==> flow/design.v <==
module ALU (A, B, ALU_Sel, ALU_Out, Carryout, Overflow);
parameter ADD  = 0;
parameter SUB  = 1;
parameter MUL_HIGH = 2;
parameter MUL_LOW = 3;
input [31:0] A;
input [31:0] B;
input [3:0] ALU_Sel;
output [31:0] ALU_Out;
output Carryout;
output Overflow;
reg[31:0] ALU_32Result;
reg[63:0] ALU_64Result;
always @(*)
begin
    ALU_32Result = 32'h00000000;
    ALU_64Result = 64'h0000000000000000;
    case(ALU_Sel)
        ADD:        ALU_32Result = A + B;
        SUB:        ALU_32Result = A - B;
        MUL_HIGH:	ALU_64Result = A * B;
        MUL_LOW:	ALU_64Result = A * B;
        default:
        begin
            ALU_32Result = 32'h00000000;
            ALU_64Result = 64'h0000000000000000;
        end
    endcase
end
assign ALU_Out = (ALU_Sel == MUL_LOW)? ALU_64Result[31:0]: (ALU_Sel == MUL_HIGH)? ALU_64Result[63:32]:ALU_32Result[31:0];
assign Carryout = 1'b0;
assign Overflow = 1'b0;
endmodule
module alu_top (
    input             clk,
    input      [31:0] A,
    input      [31:0] B,
    input      [3:0]  ALU_Sel,
    output reg [31:0] ALU_Out,
    output reg        Carryout,
    output reg        Overflow
);
reg [31:0] a_q, b_q;
reg [3:0]  sel_q;
wire [31:0] out_d;
wire        carry_d, ovf_d;
ALU u_alu (
    .A(a_q), .B(b_q), .ALU_Sel(sel_q),
    .ALU_Out(out_d), .Carryout(carry_d), .Overflow(ovf_d)
);
always @(posedge clk) begin
    a_q      <= A;
    b_q      <= B;
    sel_q    <= ALU_Sel;
    ALU_Out  <= out_d;
    Carryout <= carry_d;
    Overflow <= ovf_d;
end
endmodule
== Step by step through the tools: alu_top ==
The steps from the RTL of alu_top to its reports follow in flow order.
Lines are those of the file above, counted from 1.
The mark - stands for no value.
Design
  design top: alu_top
  clock port: clk
  standard-cell library: sky130hd
  corner: tt_025C_1v80

== Word level ==
Source: Yosys, flattened and elaborated, memories not mapped. Widths are those after wreduce; folded enables and synchronous resets count as part of the registers. Registers that Yosys merges into a memory's read port (data or address) are not register bits. Print and check cells do not count. Equal cells are merged and count once.
Storage and ports
  register bits: 100
  bits in latches: 0
  memory bits (writable): 0
  memory bits (read-only): 0
  word width x clocked read ports: 0
  memories kept: 0
  output and inout bits: 34
  word-level cells: 14
Operators by class
  add/subtract/negate cells: 2
  multipliers: 1
  div/mod/pow operators: 0
  $lt $le $gt $ge: 0
  eq/ne operators: 3
  shift operators: 0
  mux-type cells: 3
  bitwise operators: 0
  reduce/logical cells: 1
Operator list (number)
  multiplier 32 x 32 -> 64 bit: 1
  case mux 32 bit (select 2 bit): 1
  two-way mux 32 bit: 2
  adder 32 bit: 1
  subtractor 32 bit: 1
  == test 4 x 2 -> 1 bit with constant B: 2
  == test 4 x 1 -> 1 bit with constant B: 1
  logical NOT 4 bit: 1

== Logic depth ==
Longest topological path by Yosys (ltp), each cell counted once; first at word level (registers and memories cut), then after technology mapping (sequential cells cut; the memories' decode and read muxes count).
Logic depth
  depth in word-level cells: 4
  ABC_AREA: 0
  depth in mapped cells: 30
  gate-level depth less buffers: 27

== After synthesis ==
Yosys stat after the flow's synthesis: flattened, memories mapped to cells. It holds for the ABC_AREA given above (unset counts as 0); a run with the other value may have another netlist.
Mapped netlist
  mapped cells: 4257
  cell area after synthesis: 38300.5 µm²
  flip-flops: 100
  buffer cells: 263
Cells by type (number)
  sky130_fd_sc_hd__fa_1: 897
  sky130_fd_sc_hd__ha_1: 296
  sky130_fd_sc_hd__and2_1: 580
  sky130_fd_sc_hd__inv_1: 899
  sky130_fd_sc_hd__dfxtp_1: 100
  sky130_fd_sc_hd__nand2_1: 524
  sky130_fd_sc_hd__clkbuf_1: 254
  sky130_fd_sc_hd__a21oi_1: 115
  sky130_fd_sc_hd__xnor2_1: 58
  sky130_fd_sc_hd__xor2_1: 49
  sky130_fd_sc_hd__o21ai_0: 69
  sky130_fd_sc_hd__a21o_1: 45
  sky130_fd_sc_hd__nor2_1: 58
  sky130_fd_sc_hd__a22oi_1: 22
  sky130_fd_sc_hd__nand4_1: 25
  sky130_fd_sc_hd__o21bai_1: 18
  sky130_fd_sc_hd__and3_1: 18
  sky130_fd_sc_hd__mux2i_1: 11
Other cell types: 56; their cells: 219.
The figures by module come from a second, unflattened synthesis with its own total; it is not the netlist above.
Second synthesis, totals
  cells (unflattened synthesis): 4282
  area (unflattened synthesis): 38463.1 µm²
Each row is one instance without its submodules.
By module
  ALU: instances 1, cells 4180, area 36421.2 µm², sequential area 0.0 µm²
  alu_top: instances 1, cells 102, area 2042.0 µm², sequential area 2042.0 µm²

== Path before layout ==
Path of least setup slack by OpenSTA after synthesis, without wires, with an ideal clock, recovery checks aside; 20% of the period is set as input and as output delay. Where synthesis merged equal registers, the netlist keeps one of their names.
Timing after synthesis
  path kind: reg2reg
  start point: reg b_q[8]
  end point: reg ALU_Out[31]
  period: 9000 ps
  data arrival time: 7304 ps
  required time: 8866 ps
  setup slack: 1562 ps
  delay of the path: 7438 ps
  driving pins on the path: 28
  buffers on the path: 3
  synthesis period reached: 7438 ps
"delay of the path" is the arrival time less input delay plus setup time.
"driving pins on the path": output pins that drive a net of the path, with the launching flip-flop's if there is one; two outputs of one cell count as two.
"synthesis period reached" is the clock period less the worst setup slack; recovery checks do not enter. This is arithmetic on one report: input and output delays are still those of the set period (20% each).
The rows between start and end are the longest chain of elaborated cells between them; the timing report does not say that the signal goes this way. Where chains are equally long, one stands for them.
A line is the first line of the expression or statement that the cell stems from. Yosys adds cells for indexed reads and writes and turns some case tables into memories.
On the way, after synthesis
  cell sequence: sky130_fd_sc_hd__dfxtp_1 -> sky130_fd_sc_hd__clkbuf_1 -> sky130_fd_sc_hd__buf_1 -> sky130_fd_sc_hd__nand2_1 -> sky130_fd_sc_hd__fa_1 -> sky130_fd_sc_hd__inv_1 -> sky130_fd_sc_hd__fa_1 -> sky130_fd_sc_hd__inv_1 -> sky130_fd_sc_hd__fa_1 -> sky130_fd_sc_hd__inv_1 -> sky130_fd_sc_hd__fa_1 -> sky130_fd_sc_hd__fa_1 -> sky130_fd_sc_hd__inv_1 -> sky130_fd_sc_hd__fa_1 -> sky130_fd_sc_hd__fa_1 -> sky130_fd_sc_hd__fa_1 -> sky130_fd_sc_hd__inv_1 -> sky130_fd_sc_hd__ha_1 -> sky130_fd_sc_hd__clkbuf_1 -> sky130_fd_sc_hd__a21oi_1 -> sky130_fd_sc_hd__o21ai_0 -> sky130_fd_sc_hd__a221oi_1 -> sky130_fd_sc_hd__o21ai_0 -> sky130_fd_sc_hd__a21oi_1 -> sky130_fd_sc_hd__o31ai_1 -> sky130_fd_sc_hd__a31o_2 -> sky130_fd_sc_hd__nor4b_1 -> sky130_fd_sc_hd__or4_1
  cells in the longest elaborated chain: 4
RTL lines, path after synthesis
  start, declared: line 43  | reg [31:0] a_q, b_q;
  start, assigned: line 53  | b_q      <= B;
  subtractor 32 bit: line 20  | SUB:        ALU_32Result = A - B;
  case mux 32 bit (select 2 bit): line 18  | case(ALU_Sel)
  two-way mux 32 bit (2 in a row): line 30  | assign ALU_Out = (ALU_Sel == MUL_LOW)? ALU_64Result[31:0]: (ALU_Sel == MUL_HIGH)? ALU_64Result[63:32]:ALU_32Re ...
  end, assigned: line 55  | ALU_Out  <= out_d;
  end, declared: line 39  | output reg [31:0] ALU_Out,

== Path in the finished layout ==
Path of least setup slack in the final report of stored run 2 (OpenROAD, finished layout, wires in). Where an end is a register, its clock arrival counts in the times.
The path's times are printed in steps of 10 ps; the period is the one set.
Timing post-layout
  path kind: reg2reg
  start point: reg a_q[22]
  end point: reg ALU_Out[20]
  period: 6120 ps
  data arrival time: 7610 ps
  required time: 6370 ps
  setup slack: -1240 ps
  driving pins on the path: 28
  buffers on the path: 6
The rows between start and end are the longest chain of elaborated cells between them; the timing report does not say that the signal goes this way. Where chains are equally long, one stands for them.
On the way, post-layout
  cell sequence: sky130_fd_sc_hd__dfxtp_2 -> sky130_fd_sc_hd__buf_12 -> sky130_fd_sc_hd__buf_6 -> sky130_fd_sc_hd__and2_4 -> sky130_fd_sc_hd__fa_1 -> sky130_fd_sc_hd__inv_2 -> sky130_fd_sc_hd__fa_1 -> sky130_fd_sc_hd__fa_2 -> sky130_fd_sc_hd__fa_1 -> sky130_fd_sc_hd__inv_2 -> sky130_fd_sc_hd__fa_1 -> sky130_fd_sc_hd__fa_2 -> sky130_fd_sc_hd__fa_2 -> sky130_fd_sc_hd__fa_1 -> sky130_fd_sc_hd__ha_4 -> sky130_fd_sc_hd__buf_4 -> sky130_fd_sc_hd__buf_6 -> sky130_fd_sc_hd__buf_6 -> sky130_fd_sc_hd__and2_4 -> sky130_fd_sc_hd__a21boi_4 -> sky130_fd_sc_hd__o21ba_4 -> sky130_fd_sc_hd__o21a_1 -> sky130_fd_sc_hd__o221a_4 -> sky130_fd_sc_hd__o31ai_4 -> sky130_fd_sc_hd__a211oi_4 -> sky130_fd_sc_hd__buf_6 -> sky130_fd_sc_hd__xor2_2 -> sky130_fd_sc_hd__o221ai_2
  cells in the longest elaborated chain: 3
RTL lines, path post-layout
  start, declared: line 43  | reg [31:0] a_q, b_q;
  start, assigned: line 52  | a_q      <= A;
  multiplier 32 x 32 -> 64 bit: line 21  | MUL_HIGH: ALU_64Result = A * B;
  two-way mux 32 bit (2 in a row): line 30  | assign ALU_Out = (ALU_Sel == MUL_LOW)? ALU_64Result[31:0]: (ALU_Sel == MUL_HIGH)? ALU_64Result[63:32]:ALU_32Re ...
  end, assigned: line 55  | ALU_Out  <= out_d;
  end, declared: line 39  | output reg [31:0] ALU_Out,

Appendix: measured runs

Flow measurements of alu_top on sky130hd: 3 stored runs with different settings, listed in no order. Input and output delays are each 20% of the period that was set; the output load is 0.01 pF.
"achieved period" = clock period - worst setup slack. The figure is calculated, with input and output delays left at 20% of the set period.
"time on the worst setup path" = time allowed to the worst setup path (clock period - input delay - output delay, where it has them) - its slack; a late launch clock adds to it, a late capture clock takes from it.
"time on the worst setup path" is known to 10 ps.

==> stored run 1: settings <==
{ "ABC_AREA": 1, "CELL_PAD_IN_SITES_DETAIL_PLACEMENT": 2, "CTS_CLUSTER_SIZE": 27, "GPL_ROUTABILITY_DRIVEN": 0, "HOLD_SLACK_MARGIN": 0.06, "MAX_ROUTING_LAYER": "met4", "PLACE_DENSITY": 0.74, "period_ns": 9.0, "CAP_MARGIN": 20, "CORE_MARGIN": 2, "CORE_UTILIZATION": 40, "SLEW_MARGIN": 20 }
==> stored run 1: results <==
incomplete, placement halted on DPL-0033

==> stored run 2: settings <==
{ "CORE_UTILIZATION": 40, "period_ns": 6.12, "CAP_MARGIN": 20, "CORE_MARGIN": 2, "SLEW_MARGIN": 20 }
==> stored run 2: results <==
achieved period: 7,359 ps
post-synthesis cell area: 38,300.5 µm²
worst hold slack: 834 ps
area inside the die boundary: 98,241.5 µm²
setup slack of the worst path: -1,239 ps
setup TNS: -33,741 ps
utilization after routing: 49.7%
standard-cell area after routing: 47,204.0 µm²
time on the worst setup path: 7,360 ps
kind of the worst setup path: reg2reg

==> stored run 3: settings <==
{ "CAP_MARGIN": 15, "CORE_ASPECT_RATIO": 1.03, "CORE_UTILIZATION": 55, "GPL_ROUTABILITY_DRIVEN": 0, "MIN_ROUTING_LAYER": "met1", "PLACE_DENSITY": 0.6, "TNS_END_PERCENT": 15, "period_ns": 10.2, "CORE_MARGIN": 2, "SLEW_MARGIN": 20 }
==> stored run 3: results <==
achieved period: 8,781 ps
post-synthesis cell area: 38,300.5 µm²
worst hold slack: 839 ps
area inside the die boundary: 71,764.6 µm²
setup slack of the worst path: 1,419 ps
setup TNS: 0 ps
utilization after routing: 58.4%
standard-cell area after routing: 40,400.0 µm²
time on the worst setup path: 8,780 ps
kind of the worst setup path: reg2reg
